==> flow/design.v <==
`timescale 1ns / 1ps
module cordic_stage (clk, reset, X_i, Y_i, Z_i, X_O, Y_O, Z_O);
  input clk;
  input reset;
  input  signed [15:0] X_i;
  input  signed [15:0] Y_i;
  input  signed [15:0] Z_i;
  output signed [15:0] X_O;
  output signed [15:0] Y_O;
  output signed [15:0] Z_O;
wire signed [15:0] as_O_asx_w_st1, as_O_asy_w_st1, as_O_asz_w_st1; 
wire signed [15:0] X_w_st1_st2, Y_w_st1_st2, Z_w_st1_st2;
wire signed [15:0] mux_z_st1_out;
wire dff_st1_out, xor_st1;
xor xor_gate(xor_st1, Z_i[15], Z_i[14]);
mux_2to1 mux_st1(.in0(Z_i), .in1({{2{Z_i[14]}}, {Z_i[13:0]}}), .sel(xor_st1), .out(mux_z_st1_out));
dff dff_st1(.in(xor_st1), .out(dff_st1_out), .clk(clk), .reset(reset));
add_sub asx_st1(.as_in1(X_i), .as_in2(Y_i), .as_control(~(mux_z_st1_out[15])), .as_out(as_O_asx_w_st1));
reg16b  reg16bxout_st1(.reg_in(as_O_asx_w_st1), .reg_out(X_w_st1_st2), .clk(clk), .reset(reset));
add_sub asy_st1(.as_in1(Y_i), .as_in2(X_i), .as_control(mux_z_st1_out[15]), .as_out(as_O_asy_w_st1));
reg16b  reg16byout_st1(.reg_in(as_O_asy_w_st1), .reg_out(Y_w_st1_st2), .clk(clk), .reset(reset));
add_sub asz_st1(.as_in1(mux_z_st1_out), .as_in2(16'h2000), .as_control(~(mux_z_st1_out[15])), .as_out(as_O_asz_w_st1));
reg16b  reg16bzout_st1(.reg_in(as_O_asz_w_st1), .reg_out(Z_w_st1_st2), .clk(clk), .reset(reset));
wire signed [15:0] as_O_asx_w_st2, as_O_asy_w_st2, as_O_asz_w_st2, X_w_st2_st3, Y_w_st2_st3, Z_w_st2_st3;
wire dff_st2_out;
dff dff_st2(.in(dff_st1_out), .out(dff_st2_out), .clk(clk), .reset(reset));
add_sub asx_st2(.as_in1(X_w_st1_st2), .as_in2(Y_w_st1_st2 >>> 1), .as_control(~(Z_w_st1_st2[15])), .as_out(as_O_asx_w_st2));
reg16b  reg16bxout_st2(.reg_in(as_O_asx_w_st2), .reg_out(X_w_st2_st3), .clk(clk), .reset(reset));
add_sub asy_st2(.as_in1(Y_w_st1_st2), .as_in2(X_w_st1_st2 >>> 1), .as_control(Z_w_st1_st2[15]), .as_out(as_O_asy_w_st2));
reg16b  reg16byout_st2(.reg_in(as_O_asy_w_st2), .reg_out(Y_w_st2_st3), .clk(clk), .reset(reset));
add_sub asz_st2(.as_in1(Z_w_st1_st2), .as_in2(16'h12E4), .as_control(~(Z_w_st1_st2[15])), .as_out(as_O_asz_w_st2));
reg16b  reg16bzout_st2(.reg_in(as_O_asz_w_st2), .reg_out(Z_w_st2_st3), .clk(clk), .reset(reset));
wire signed [15:0] as_O_asx_w_st3, as_O_asy_w_st3, as_O_asz_w_st3, X_w_st3_st4, Y_w_st3_st4, Z_w_st3_st4;
wire dff_st3_out;
dff dff_st3(.in(dff_st2_out), .out(dff_st3_out), .clk(clk), .reset(reset));
add_sub asx_st3(.as_in1(X_w_st2_st3), .as_in2(Y_w_st2_st3 >>> 2), .as_control(~(Z_w_st2_st3[15])), .as_out(as_O_asx_w_st3));
reg16b  reg16bxout_st3(.reg_in(as_O_asx_w_st3), .reg_out(X_w_st3_st4), .clk(clk), .reset(reset));
add_sub asy_st3(.as_in1(Y_w_st2_st3), .as_in2(X_w_st2_st3 >>> 2), .as_control(Z_w_st2_st3[15]), .as_out(as_O_asy_w_st3));
reg16b  reg16byout_st3(.reg_in(as_O_asy_w_st3), .reg_out(Y_w_st3_st4), .clk(clk), .reset(reset));
add_sub asz_st3(.as_in1(Z_w_st2_st3), .as_in2(16'h09FB), .as_control(~(Z_w_st2_st3[15])), .as_out(as_O_asz_w_st3));
reg16b  reg16bzout_st3(.reg_in(as_O_asz_w_st3), .reg_out(Z_w_st3_st4), .clk(clk), .reset(reset));
wire signed [15:0] as_O_asx_w_st4, as_O_asy_w_st4, as_O_asz_w_st4, X_w_st4_st5, Y_w_st4_st5, Z_w_st4_st5;
wire dff_st4_out;
dff dff_st4(.in(dff_st3_out), .out(dff_st4_out), .clk(clk), .reset(reset));
add_sub asx_st4(.as_in1(X_w_st3_st4), .as_in2(Y_w_st3_st4 >>> 3), .as_control(~(Z_w_st3_st4[15])), .as_out(as_O_asx_w_st4));
reg16b  reg16bxout_st4(.reg_in(as_O_asx_w_st4), .reg_out(X_w_st4_st5), .clk(clk), .reset(reset));
add_sub asy_st4(.as_in1(Y_w_st3_st4), .as_in2(X_w_st3_st4 >>> 3), .as_control(Z_w_st3_st4[15]), .as_out(as_O_asy_w_st4));
reg16b  reg16byout_st4(.reg_in(as_O_asy_w_st4), .reg_out(Y_w_st4_st5), .clk(clk), .reset(reset));
add_sub asz_st4(.as_in1(Z_w_st3_st4), .as_in2(16'h0511), .as_control(~(Z_w_st3_st4[15])), .as_out(as_O_asz_w_st4));
reg16b  reg16bzout_st4(.reg_in(as_O_asz_w_st4), .reg_out(Z_w_st4_st5), .clk(clk), .reset(reset));
wire signed [15:0] as_O_asx_w_st5, as_O_asy_w_st5, as_O_asz_w_st5, X_w_st5_st6, Y_w_st5_st6, Z_w_st5_st6;
wire dff_st5_out;
dff dff_st5(.in(dff_st4_out), .out(dff_st5_out), .clk(clk), .reset(reset));
add_sub asx_st5(.as_in1(X_w_st4_st5), .as_in2(Y_w_st4_st5 >>> 4), .as_control(~(Z_w_st4_st5[15])), .as_out(as_O_asx_w_st5));
reg16b  reg16bxout_st5(.reg_in(as_O_asx_w_st5), .reg_out(X_w_st5_st6), .clk(clk), .reset(reset));
add_sub asy_st5(.as_in1(Y_w_st4_st5), .as_in2(X_w_st4_st5 >>> 4), .as_control(Z_w_st4_st5[15]), .as_out(as_O_asy_w_st5));
reg16b  reg16byout_st5(.reg_in(as_O_asy_w_st5), .reg_out(Y_w_st5_st6), .clk(clk), .reset(reset));
add_sub asz_st5(.as_in1(Z_w_st4_st5), .as_in2(16'h028B), .as_control(~(Z_w_st4_st5[15])), .as_out(as_O_asz_w_st5));
reg16b  reg16bzout_st5(.reg_in(as_O_asz_w_st5), .reg_out(Z_w_st5_st6), .clk(clk), .reset(reset));
wire signed [15:0] as_O_asx_w_st6, as_O_asy_w_st6, as_O_asz_w_st6, X_w_st6_st7, Y_w_st6_st7, Z_w_st6_st7;
wire dff_st6_out;
dff dff_st6(.in(dff_st5_out), .out(dff_st6_out), .clk(clk), .reset(reset));
add_sub asx_st6(.as_in1(X_w_st5_st6), .as_in2(Y_w_st5_st6 >>> 5), .as_control(~(Z_w_st5_st6[15])), .as_out(as_O_asx_w_st6));
reg16b  reg16bxout_st6(.reg_in(as_O_asx_w_st6), .reg_out(X_w_st6_st7), .clk(clk), .reset(reset));
add_sub asy_st6(.as_in1(Y_w_st5_st6), .as_in2(X_w_st5_st6 >>> 5), .as_control(Z_w_st5_st6[15]), .as_out(as_O_asy_w_st6));
reg16b  reg16byout_st6(.reg_in(as_O_asy_w_st6), .reg_out(Y_w_st6_st7), .clk(clk), .reset(reset));
add_sub asz_st6(.as_in1(Z_w_st5_st6), .as_in2(16'h0146), .as_control(~(Z_w_st5_st6[15])), .as_out(as_O_asz_w_st6));
reg16b  reg16bzout_st6(.reg_in(as_O_asz_w_st6), .reg_out(Z_w_st6_st7), .clk(clk), .reset(reset));
wire signed [15:0] as_O_asx_w_st7, as_O_asy_w_st7, as_O_asz_w_st7, X_w_st7_st8, Y_w_st7_st8, Z_w_st7_st8;
wire dff_st7_out;
dff dff_st7(.in(dff_st6_out), .out(dff_st7_out), .clk(clk), .reset(reset));
add_sub asx_st7(.as_in1(X_w_st6_st7), .as_in2(Y_w_st6_st7 >>> 6), .as_control(~(Z_w_st6_st7[15])), .as_out(as_O_asx_w_st7));
reg16b  reg16bxout_st7(.reg_in(as_O_asx_w_st7), .reg_out(X_w_st7_st8), .clk(clk), .reset(reset));
add_sub asy_st7(.as_in1(Y_w_st6_st7), .as_in2(X_w_st6_st7 >>> 6), .as_control(Z_w_st6_st7[15]), .as_out(as_O_asy_w_st7));
reg16b  reg16byout_st7(.reg_in(as_O_asy_w_st7), .reg_out(Y_w_st7_st8), .clk(clk), .reset(reset));
add_sub asz_st7(.as_in1(Z_w_st6_st7), .as_in2(16'h00A3), .as_control(~(Z_w_st6_st7[15])), .as_out(as_O_asz_w_st7));
reg16b  reg16bzout_st7(.reg_in(as_O_asz_w_st7), .reg_out(Z_w_st7_st8), .clk(clk), .reset(reset));
wire signed [15:0] as_O_asx_w_st8, as_O_asy_w_st8, as_O_asz_w_st8, X_w_st8_st9, Y_w_st8_st9, Z_w_st8_st9;
wire dff_st8_out;
dff dff_st8(.in(dff_st7_out), .out(dff_st8_out), .clk(clk), .reset(reset));
add_sub asx_st8(.as_in1(X_w_st7_st8), .as_in2(Y_w_st7_st8 >>> 7), .as_control(~(Z_w_st7_st8[15])), .as_out(as_O_asx_w_st8));
reg16b  reg16bxout_st8(.reg_in(as_O_asx_w_st8), .reg_out(X_w_st8_st9), .clk(clk), .reset(reset));
add_sub asy_st8(.as_in1(Y_w_st7_st8), .as_in2(X_w_st7_st8 >>> 7), .as_control(Z_w_st7_st8[15]), .as_out(as_O_asy_w_st8));
reg16b  reg16byout_st8(.reg_in(as_O_asy_w_st8), .reg_out(Y_w_st8_st9), .clk(clk), .reset(reset));
add_sub asz_st8(.as_in1(Z_w_st7_st8), .as_in2(16'h0051), .as_control(~(Z_w_st7_st8[15])), .as_out(as_O_asz_w_st8));
reg16b  reg16bzout_st8(.reg_in(as_O_asz_w_st8), .reg_out(Z_w_st8_st9), .clk(clk), .reset(reset));
wire signed [15:0] as_O_asx_w_st9, as_O_asy_w_st9, as_O_asz_w_st9, X_w_st9_st10, Y_w_st9_st10, Z_w_st9_st10;
wire dff_st9_out;
dff dff_st9(.in(dff_st8_out), .out(dff_st9_out), .clk(clk), .reset(reset));
add_sub asx_st9(.as_in1(X_w_st8_st9), .as_in2(Y_w_st8_st9 >>> 8), .as_control(~(Z_w_st8_st9[15])), .as_out(as_O_asx_w_st9));
reg16b  reg16bxout_st9(.reg_in(as_O_asx_w_st9), .reg_out(X_w_st9_st10), .clk(clk), .reset(reset));
add_sub asy_st9(.as_in1(Y_w_st8_st9), .as_in2(X_w_st8_st9 >>> 8), .as_control(Z_w_st8_st9[15]), .as_out(as_O_asy_w_st9));
reg16b  reg16byout_st9(.reg_in(as_O_asy_w_st9), .reg_out(Y_w_st9_st10), .clk(clk), .reset(reset));
add_sub asz_st9(.as_in1(Z_w_st8_st9), .as_in2(16'h0029), .as_control(~(Z_w_st8_st9[15])), .as_out(as_O_asz_w_st9));
reg16b  reg16bzout_st9(.reg_in(as_O_asz_w_st9), .reg_out(Z_w_st9_st10), .clk(clk), .reset(reset));
wire signed [15:0] as_O_asx_w_st10, as_O_asy_w_st10, as_O_asz_w_st10, X_w_st10_st11, Y_w_st10_st11, Z_w_st10_st11;
wire dff_st10_out;
dff dff_st10(.in(dff_st9_out), .out(dff_st10_out), .clk(clk), .reset(reset));
add_sub asx_st10(.as_in1(X_w_st9_st10), .as_in2(Y_w_st9_st10 >>> 9), .as_control(~(Z_w_st9_st10[15])), .as_out(as_O_asx_w_st10));
reg16b  reg16bxout_st10(.reg_in(as_O_asx_w_st10), .reg_out(X_w_st10_st11), .clk(clk), .reset(reset));
add_sub asy_st10(.as_in1(Y_w_st9_st10), .as_in2(X_w_st9_st10 >>> 9), .as_control(Z_w_st9_st10[15]), .as_out(as_O_asy_w_st10));
reg16b  reg16byout_st10(.reg_in(as_O_asy_w_st10), .reg_out(Y_w_st10_st11), .clk(clk), .reset(reset));
add_sub asz_st10(.as_in1(Z_w_st9_st10), .as_in2(16'h0014), .as_control(~(Z_w_st9_st10[15])), .as_out(as_O_asz_w_st10));
reg16b  reg16bzout_st10(.reg_in(as_O_asz_w_st10), .reg_out(Z_w_st10_st11), .clk(clk), .reset(reset));
wire signed [15:0] as_O_asx_w_st11, as_O_asy_w_st11, as_O_asz_w_st11, X_w_st11_st12, Y_w_st11_st12, Z_w_st11_st12;
wire dff_st11_out;
dff dff_st11(.in(dff_st10_out), .out(dff_st11_out), .clk(clk), .reset(reset));
add_sub asx_st11(.as_in1(X_w_st10_st11), .as_in2(Y_w_st10_st11 >>> 10), .as_control(~(Z_w_st10_st11[15])), .as_out(as_O_asx_w_st11));
reg16b  reg16bxout_st11(.reg_in(as_O_asx_w_st11), .reg_out(X_w_st11_st12), .clk(clk), .reset(reset));
add_sub asy_st11(.as_in1(Y_w_st10_st11), .as_in2(X_w_st10_st11 >>> 10), .as_control(Z_w_st10_st11[15]), .as_out(as_O_asy_w_st11));
reg16b  reg16byout_st11(.reg_in(as_O_asy_w_st11), .reg_out(Y_w_st11_st12), .clk(clk), .reset(reset));
add_sub asz_st11(.as_in1(Z_w_st10_st11), .as_in2(16'h000A), .as_control(~(Z_w_st10_st11[15])), .as_out(as_O_asz_w_st11));
reg16b  reg16bzout_st11(.reg_in(as_O_asz_w_st11), .reg_out(Z_w_st11_st12), .clk(clk), .reset(reset));
wire signed [15:0] as_O_asx_w_st12, as_O_asy_w_st12, as_O_asz_w_st12, X_w_st12_st13, Y_w_st12_st13, Z_w_st12_st13;
wire dff_st12_out;
dff dff_st12(.in(dff_st11_out), .out(dff_st12_out), .clk(clk), .reset(reset));
add_sub asx_st12(.as_in1(X_w_st11_st12), .as_in2(Y_w_st11_st12 >>> 11), .as_control(~(Z_w_st11_st12[15])), .as_out(as_O_asx_w_st12));
reg16b  reg16bxout_st12(.reg_in(as_O_asx_w_st12), .reg_out(X_w_st12_st13), .clk(clk), .reset(reset));
add_sub asy_st12(.as_in1(Y_w_st11_st12), .as_in2(X_w_st11_st12 >>> 11), .as_control(Z_w_st11_st12[15]), .as_out(as_O_asy_w_st12));
reg16b  reg16byout_st12(.reg_in(as_O_asy_w_st12), .reg_out(Y_w_st12_st13), .clk(clk), .reset(reset));
add_sub asz_st12(.as_in1(Z_w_st11_st12), .as_in2(16'h0005), .as_control(~(Z_w_st11_st12[15])), .as_out(as_O_asz_w_st12));
reg16b  reg16bzout_st12(.reg_in(as_O_asz_w_st12), .reg_out(Z_w_st12_st13), .clk(clk), .reset(reset));
wire signed [15:0] as_O_asx_w_st13, as_O_asy_w_st13, as_O_asz_w_st13, X_w_st13_st14, Y_w_st13_st14, Z_w_st13_st14;
wire dff_st13_out;
dff dff_st13(.in(dff_st12_out), .out(dff_st13_out), .clk(clk), .reset(reset));
add_sub asx_st13(.as_in1(X_w_st12_st13), .as_in2(Y_w_st12_st13 >>> 12), .as_control(~(Z_w_st12_st13[15])), .as_out(as_O_asx_w_st13));
reg16b  reg16bxout_st13(.reg_in(as_O_asx_w_st13), .reg_out(X_w_st13_st14), .clk(clk), .reset(reset));
add_sub asy_st13(.as_in1(Y_w_st12_st13), .as_in2(X_w_st12_st13 >>> 12), .as_control(Z_w_st12_st13[15]), .as_out(as_O_asy_w_st13));
reg16b  reg16byout_st13(.reg_in(as_O_asy_w_st13), .reg_out(Y_w_st13_st14), .clk(clk), .reset(reset));
add_sub asz_st13(.as_in1(Z_w_st12_st13), .as_in2(16'h0003), .as_control(~(Z_w_st12_st13[15])), .as_out(as_O_asz_w_st13));
reg16b  reg16bzout_st13(.reg_in(as_O_asz_w_st13), .reg_out(Z_w_st13_st14), .clk(clk), .reset(reset));
wire signed [15:0] as_O_asx_w_st14, as_O_asy_w_st14, as_O_asz_w_st14, X_w_st14_st15, Y_w_st14_st15, Z_w_st14_st15;
wire dff_st14_out;
dff dff_st14(.in(dff_st13_out), .out(dff_st14_out), .clk(clk), .reset(reset));
add_sub asx_st14(.as_in1(X_w_st13_st14), .as_in2(Y_w_st13_st14 >>> 13), .as_control(~(Z_w_st13_st14[15])), .as_out(as_O_asx_w_st14));
reg16b  reg16bxout_st14(.reg_in(as_O_asx_w_st14), .reg_out(X_w_st14_st15), .clk(clk), .reset(reset));
add_sub asy_st14(.as_in1(Y_w_st13_st14), .as_in2(X_w_st13_st14 >>> 13), .as_control(Z_w_st13_st14[15]), .as_out(as_O_asy_w_st14));
reg16b  reg16byout_st14(.reg_in(as_O_asy_w_st14), .reg_out(Y_w_st14_st15), .clk(clk), .reset(reset));
add_sub asz_st14(.as_in1(Z_w_st13_st14), .as_in2(16'h0001), .as_control(~(Z_w_st13_st14[15])), .as_out(as_O_asz_w_st14));
reg16b  reg16bzout_st14(.reg_in(as_O_asz_w_st14), .reg_out(Z_w_st14_st15), .clk(clk), .reset(reset));
wire signed [15:0] as_O_asx_w_st15, as_O_asy_w_st15, as_O_asz_w_st15, X_w_st15_st16, Y_w_st15_st16, Z_w_st15_st16;
wire dff_st15_out;
dff dff_st15(.in(dff_st14_out), .out(dff_st15_out), .clk(clk), .reset(reset));
add_sub asx_st15(.as_in1(X_w_st14_st15), .as_in2(Y_w_st14_st15 >>> 14), .as_control(~(Z_w_st14_st15[15])), .as_out(as_O_asx_w_st15));
reg16b  reg16bxout_st15(.reg_in(as_O_asx_w_st15), .reg_out(X_w_st15_st16), .clk(clk), .reset(reset));
add_sub asy_st15(.as_in1(Y_w_st14_st15), .as_in2(X_w_st14_st15 >>> 14), .as_control(Z_w_st14_st15[15]), .as_out(as_O_asy_w_st15));
reg16b  reg16byout_st15(.reg_in(as_O_asy_w_st15), .reg_out(Y_w_st15_st16), .clk(clk), .reset(reset));
add_sub asz_st15(.as_in1(Z_w_st14_st15), .as_in2(16'h0001), .as_control(~(Z_w_st14_st15[15])), .as_out(as_O_asz_w_st15));
reg16b  reg16bzout_st15(.reg_in(as_O_asz_w_st15), .reg_out(Z_w_st15_st16), .clk(clk), .reset(reset));
wire signed [15:0] as_O_asx_w_st16, as_O_asy_w_st16, as_O_asz_w_st16, X_w_st16_st17, Y_w_st16_st17, Z_w_st16_st17;
wire dff_st16_out;
dff dff_st16(.in(dff_st15_out), .out(dff_st16_out), .clk(clk), .reset(reset));
add_sub asx_st16(.as_in1(X_w_st15_st16), .as_in2(Y_w_st15_st16 >>> 15), .as_control(~(Z_w_st15_st16[15])), .as_out(as_O_asx_w_st16));
reg16b  reg16bxout_st16(.reg_in(as_O_asx_w_st16), .reg_out(X_w_st16_st17), .clk(clk), .reset(reset));
add_sub asy_st16(.as_in1(Y_w_st15_st16), .as_in2(X_w_st15_st16 >>> 15), .as_control(Z_w_st15_st16[15]), .as_out(as_O_asy_w_st16));
reg16b  reg16byout_st16(.reg_in(as_O_asy_w_st16), .reg_out(Y_w_st16_st17), .clk(clk), .reset(reset));
add_sub asz_st16(.as_in1(Z_w_st15_st16), .as_in2(16'h0000), .as_control(~(Z_w_st15_st16[15])), .as_out(as_O_asz_w_st16));
reg16b  reg16bzout_st16(.reg_in(as_O_asz_w_st16), .reg_out(Z_O), .clk(clk), .reset(reset));
mux_2to1 mux_x_st17(.in0(X_w_st16_st17), .in1(-X_w_st16_st17), .sel(dff_st16_out), .out(X_O));
mux_2to1 mux_y_st17(.in0(Y_w_st16_st17), .in1(-Y_w_st16_st17), .sel(dff_st16_out), .out(Y_O));
endmodule
module reg16b(reg_in, reg_out, clk, reset);
input clk, reset;
input signed [15:0] reg_in;
output reg signed [15:0] reg_out;
always @(posedge clk)
begin
    if (reset)
      reg_out <= 16'sd0;
    else
      reg_out <= reg_in;     
end
endmodule  
module add_sub(as_in1, as_in2,as_control, as_out);
input signed [15:0] as_in1, as_in2;
input as_control;
output reg signed [15:0] as_out;
always @(*)
begin
  if (as_control)
    as_out = as_in1 - as_in2;
  else
    as_out = as_in1 + as_in2;
end
endmodule
module mux_2to1(in0, in1, sel, out);
input signed [15:0] in0, in1;
input sel;
output reg signed [15:0] out;
always @(*)
begin
    if(sel)
        out = in1;
    else
        out = in0;
end
endmodule
module dff(in, out, clk, reset);
input in, clk, reset;
output reg out;
always @(posedge clk)
    begin
        if(reset)
            out <= 0;
        else
            out <= in;
    end
endmodule
# Reports on cordic_stage
# The steps from the RTL of cordic_stage to its reports follow in flow order.
# Line numbers count from 1 in the design file above.
# Operators carry their Yosys type and port widths (W data, S select, Z words).
# Cell names lack the library's common part.
# The mark n/a stands for no value.
[design]
top_module = "cordic_stage"
clock_port = "clk"
library = "sky130hd"
lib_corner = "tt_025C_1v80"

# Word level
# Source: Yosys, flattened and elaborated, memories not mapped. Widths are those after wreduce; folded enables and synchronous resets count as part of the registers. Registers that Yosys merges into a memory's read port (data or address) are not register bits. Print and check cells do not count. Equal cells are merged and count once.
[bits]
regBits = 784
output_inout_bits = 48
elab_cells = 210
[classes]
add_sub_neg = 95
mux = 50
logic = 1
[op_table]
columns = ["op", "n"]
rows = [
  ["$mux W16", 50],
  ["$add A16 B1 Y16", 2],
  ["$sub A16 B1 Y16", 2],
  ["$add A16 B10 Y16", 2],
  ["$sub A16 B10 Y16", 2],
  ["$add A16 B11 Y16", 2],
  ["$sub A16 B11 Y16", 2],
  ["$add A16 B12 Y16", 2],
  ["$sub A16 B12 Y16", 2],
  ["$add A16 B13 Y16", 2],
  ["$sub A16 B13 Y16", 2],
  ["$add A16 B14 Y16", 2],
  ["$sub A16 B14 Y16", 2],
  ["$add A16 B15 Y16", 2],
  ["$sub A16 B15 Y16", 2],
  ["$sub A16 B16 Y16", 2],
  ["$add A16 B2 Y16", 2],
  ["$sub A16 B2 Y16", 2],
  ["$add A16 B2 Y16 const B", 2],
  ["$sub A16 B2 Y16 const B", 2],
  ["$add A16 B3 Y16", 2],
  ["$sub A16 B3 Y16", 2],
  ["$add A16 B4 Y16", 2],
  ["$sub A16 B4 Y16", 2],
  ["$add A16 B5 Y16", 2],
  ["$sub A16 B5 Y16", 2],
  ["$add A16 B6 Y16", 2],
  ["$sub A16 B6 Y16", 2],
]
# Other operator kinds: 35; their cells: 42.

# Depth
# Depth = most cells in a row (Yosys ltp): at word level without a register or memory, in the mapped netlist without a sequential cell, where the memories' decode and read muxes count.
[logic_depth]
depth_word = 4
ABC_AREA = 0
ltp_mapped = 15
mapped_depth_nobuf = 15

# Synthesis result
# Source: synth_stat.txt of the flow (Yosys; design flattened, memories mapped). It holds for the ABC_AREA given above (unset counts as 0); a run with the other value may have another netlist.
# The area totals of this step are shown rounded.
[synth_totals]
cell_count = 6961
mapped_area_um2 = 57900
ff_cells = 783
n_buf = 184
[types]
columns = ["type", "n"]
rows = [
  ["dfxtp_1", 783],
  ["ha_1", 773],
  ["nor2_1", 890],
  ["xnor2_1", 332],
  ["a21oi_1", 512],
  ["xor2_1", 273],
  ["a21o_1", 214],
  ["o21ai_0", 320],
  ["nor2b_1", 240],
  ["nor3_1", 252],
  ["inv_1", 328],
  ["nand2_1", 297],
  ["o21a_1", 135],
  ["fa_1", 48],
  ["a211oi_1", 96],
  ["mux2_2", 60],
  ["nand3_1", 132],
  ["nand2b_1", 104],
]
# Not listed: further types 74, cells in them 1172.
# The figures by module come from a second, unflattened synthesis with its own total; it is not the netlist above.
[hier_totals]
hier_cells = 8293
area_unflattened_um2 = 71700
# Each row is one instance without its submodules.
[modules]
columns = ["mod", "instances", "cells", "mod_area_um2"]
rows = [
  ["add_sub", 48, 136, 990],
  ["reg16b", 48, 33, 464],
  ["mux_2to1", 3, 18, 249],
  ["cordic_stage", 1, 95, 642],
  ["dff", 16, 2, 33.8],
]

# Timing after synthesis
# Source: OpenSTA report_checks on the synthesized netlist (no wires, ideal clock, input and output delay 20% of the period each), path of least setup slack; recovery checks are left aside. Register names are those of the netlist, which keeps one name where synthesis merged equal registers.
[synth_timing]
path_type = "reg-to-reg"
startpoint = "register reg16bxout_st14.reg_out[15]"
endpoint = "register reg16byout_st15.reg_out[12]"
tclk_ps = 3650
setup_ps = 123
t_first_pin_ps = 0
arrival_ps = 3322
setup_slack_ps = 204
path_delay_ps = 3445
path_stages = 12
synth_period_reached_ps = 3446
# "path_delay_ps" is the arrival time less input delay plus setup time.
# "path_stages" counts driving pins, that of a launching flip-flop among them; a cell with two outputs on the path counts twice.
# "synth_period_reached_ps" is the clock period less the worst setup slack; recovery checks do not enter. This is arithmetic on one report: input and output delays are still those of the set period (20% each).
# The rows between start and end are the longest chain of elaborated cells between them; the timing report does not say that the signal goes this way. Where chains are equally long, one stands for them.
# Each line given opens the expression or statement behind the cell; cells for indexed reads and writes are added by Yosys, which also makes memories of some case tables.
[synth_via]
path_cell_list = "dfxtp_1 -> inv_1 -> ha_1 -> mux2i_1 -> ha_1 -> a21oi_1 -> o21bai_1 -> a2111oi_1 -> nor3_1 -> a2111oi_2 -> a21oi_1 -> mux2_1"
elab_chain_len = 2
cone_cells = 3
cone_lines = 3
cone_classes = "add/sub (2); mux (1)"
[synth_rtl]
columns = ["item", "line", "text"]
rows = [
  ["start, declared", 165, "output reg signed [15:0] reg_out;"],
  ["start, assigned", 169, "reg_out <= 16'sd0;"],
  ["start, assigned", 171, "reg_out <= reg_in;"],
  ["$add A16 B2 Y16", 183, "as_out = as_in1 + as_in2;"],
  ["$mux W16", 180, "if (as_control)"],
  ["end, assigned", 169, ""],
  ["end, assigned", 171, ""],
  ["end, declared", 165, ""],
]

# Path in the finished layout
# From the final timing report of flow run 1: the path of least setup slack in the routed layout; clock arrival at registers is part of the times.
# The report prints the path's times to 10 ps; the period is as set.
[layout_timing]
path_type = "reg-to-output"
startpoint = "register reg16byout_st16.reg_out[3]"
endpoint = "output Y_O[10]"
tclk_ps = 3360
output_delay_ps = 670
t_first_pin_ps = 800
arrival_ps = 2830
setup_slack_ps = -140
path_stages = 8
# The rows between start and end are the longest chain of elaborated cells between them; the timing report does not say that the signal goes this way. Where chains are equally long, one stands for them.
[layout_via]
path_cell_list = "dfxtp_4 -> nor2_1 -> nand2_4 -> or3_4 -> or2_4 -> o41ai_4 -> xnor2_4 -> buf_6"
elab_chain_len = 2
cone_cells = 2
cone_lines = 2
cone_classes = "add/sub (1); mux (1)"
[layout_rtl]
columns = ["item", "line", "text"]
rows = [
  ["start, declared", 165, "output reg signed [15:0] reg_out;"],
  ["start, assigned", 169, "reg_out <= 16'sd0;"],
  ["start, assigned", 171, "reg_out <= reg_in;"],
  ["$neg A16 Y16", 160, "mux_2to1 mux_y_st17(.in0(Y_w_st16_st17), .in1(-Y_w_st16_st17), .sel(dff_st16_out), .out(Y_O));"],
  ["$mux W16", 192, "if(sel)"],
  ["end, declared", 9, "output signed [15:0] Y_O;"],
]

# Flow measurements of cordic_stage on sky130hd: 6 stored runs with different settings, listed in no order. Input and output delays are each 20% of the period that was set; the output load is 0.01 pF.
# "worst_path_ps": the worst setup path's part of the clock period (all of it between registers, 20% less for each end at a port) less its slack. A launch clock that arrives late makes it longer, a capture clock that arrives late makes it shorter.
# "worst_path_ps" is given in steps of 10 ps.
# The measured numbers are rounded.

[[run]]
name = "flow run 1"
[run.settings]
CAP_MARGIN = 5
CELL_PAD_IN_SITES_DETAIL_PLACEMENT = 1
CELL_PAD_IN_SITES_GLOBAL_PLACEMENT = 0
CORE_UTILIZATION = 15
CTS_CLUSTER_SIZE = 43
GPL_ROUTABILITY_DRIVEN = 1
GPL_TIMING_DRIVEN = 1
MAX_ROUTING_LAYER = "met4"
MIN_ROUTING_LAYER = "met1"
PLACE_DENSITY_LB_ADDON = 0.01
SLEW_MARGIN = 0
period_ns = 3.36
CORE_MARGIN = 2
[run.results]
ys_area_um2 = 57900
tns_setup_ps = -639
final_die_area_um2 = 391000
finish.utilization_pct = 19.9
worstSetupSlack_ps = -141
final_stdcell_area_um2 = 76400
worst_path_ps = 2830
worst_path_kind = "reg-to-output"

[[run]]
name = "flow run 2"
[run.settings]
CAP_MARGIN = 5
CELL_PAD_IN_SITES_DETAIL_PLACEMENT = 2
CELL_PAD_IN_SITES_GLOBAL_PLACEMENT = 3
CORE_MARGIN = 3
CORE_UTILIZATION = 15
CTS_CLUSTER_DIAMETER = 68
CTS_CLUSTER_SIZE = 15
GPL_ROUTABILITY_DRIVEN = 1
GPL_TIMING_DRIVEN = 1
HOLD_SLACK_MARGIN = 0.24
MAX_ROUTING_LAYER = "met4"
MIN_ROUTING_LAYER = "met1"
PLACE_DENSITY_LB_ADDON = 0.28
SLEW_MARGIN = 0
TNS_END_PERCENT = 15
period_ns = 4.98
[run.results]
worstSetupSlack_ps = 889
ys_area_um2 = 57900
final_stdcell_area_um2 = 68900
final_die_area_um2 = 393000
finish.utilization_pct = 18.0
tns_setup_ps = 0
worst_path_ps = 3100
worst_path_kind = "reg-to-output"

[[run]]
name = "flow run 3"
[run.settings]
CORE_ASPECT_RATIO = 1.14
CORE_MARGIN = 9
CORE_UTILIZATION = 29
CTS_CLUSTER_DIAMETER = 314
MIN_ROUTING_LAYER = "met1"
PLACE_DENSITY_LB_ADDON = 0.09
SLEW_MARGIN = 30
period_ns = 5.1
CAP_MARGIN = 20
[run.results]
tns_setup_ps = 0
final_stdcell_area_um2 = 65500
finish.utilization_pct = 33.1
worstSetupSlack_ps = 659
ys_area_um2 = 57900
worst_path_ps = 3420
worst_path_kind = "reg-to-output"
final_die_area_um2 = 216000

[[run]]
name = "flow run 4"
[run.settings]
CAP_MARGIN = 10
CELL_PAD_IN_SITES_DETAIL_PLACEMENT = 2
CELL_PAD_IN_SITES_GLOBAL_PLACEMENT = 0
CORE_MARGIN = 7
CORE_UTILIZATION = 15
CTS_CLUSTER_DIAMETER = 68
CTS_CLUSTER_SIZE = 15
GPL_ROUTABILITY_DRIVEN = 1
GPL_TIMING_DRIVEN = 0
HOLD_SLACK_MARGIN = 0.24
MAX_ROUTING_LAYER = "met4"
MIN_ROUTING_LAYER = "met1"
PLACE_DENSITY_LB_ADDON = 0.28
SLEW_MARGIN = 0
TNS_END_PERCENT = 15
period_ns = 4.98
[run.results]
worst_path_ps = 4540
worst_path_kind = "reg-to-reg"
final_stdcell_area_um2 = 68800
tns_setup_ps = 0
finish.utilization_pct = 17.9
ys_area_um2 = 57900
final_die_area_um2 = 403000
worstSetupSlack_ps = 437

[[run]]
name = "flow run 5"
[run.settings]
CAP_MARGIN = 10
CELL_PAD_IN_SITES_DETAIL_PLACEMENT = 2
CELL_PAD_IN_SITES_GLOBAL_PLACEMENT = 0
CORE_MARGIN = 7
CORE_UTILIZATION = 15
CTS_CLUSTER_SIZE = 43
GPL_ROUTABILITY_DRIVEN = 1
GPL_TIMING_DRIVEN = 1
MAX_ROUTING_LAYER = "met4"
MIN_ROUTING_LAYER = "met1"
PLACE_DENSITY_LB_ADDON = 0.07
SLEW_MARGIN = 0
TNS_END_PERCENT = 15
period_ns = 5.04
[run.results]
tns_setup_ps = 0
final_stdcell_area_um2 = 69300
worstSetupSlack_ps = 572
worst_path_ps = 3460
worst_path_kind = "reg-to-output"
ys_area_um2 = 57900
finish.utilization_pct = 18.1
final_die_area_um2 = 403000

[[run]]
name = "flow run 6"
[run.settings]
CELL_PAD_IN_SITES_GLOBAL_PLACEMENT = 2
CORE_UTILIZATION = 47
GPL_ROUTABILITY_DRIVEN = 0
GPL_TIMING_DRIVEN = 1
HOLD_SLACK_MARGIN = 0.19
MIN_ROUTING_LAYER = "met2"
SETUP_SLACK_MARGIN = 0.04
period_ns = 4.81
CAP_MARGIN = 20
CORE_MARGIN = 2
SLEW_MARGIN = 20
[run.results]
final_die_area_um2 = 126000
tns_setup_ps = 0
final_stdcell_area_um2 = 63800
worst_path_ps = 3520
worst_path_kind = "reg-to-output"
worstSetupSlack_ps = 329
finish.utilization_pct = 52.3
ys_area_um2 = 57900
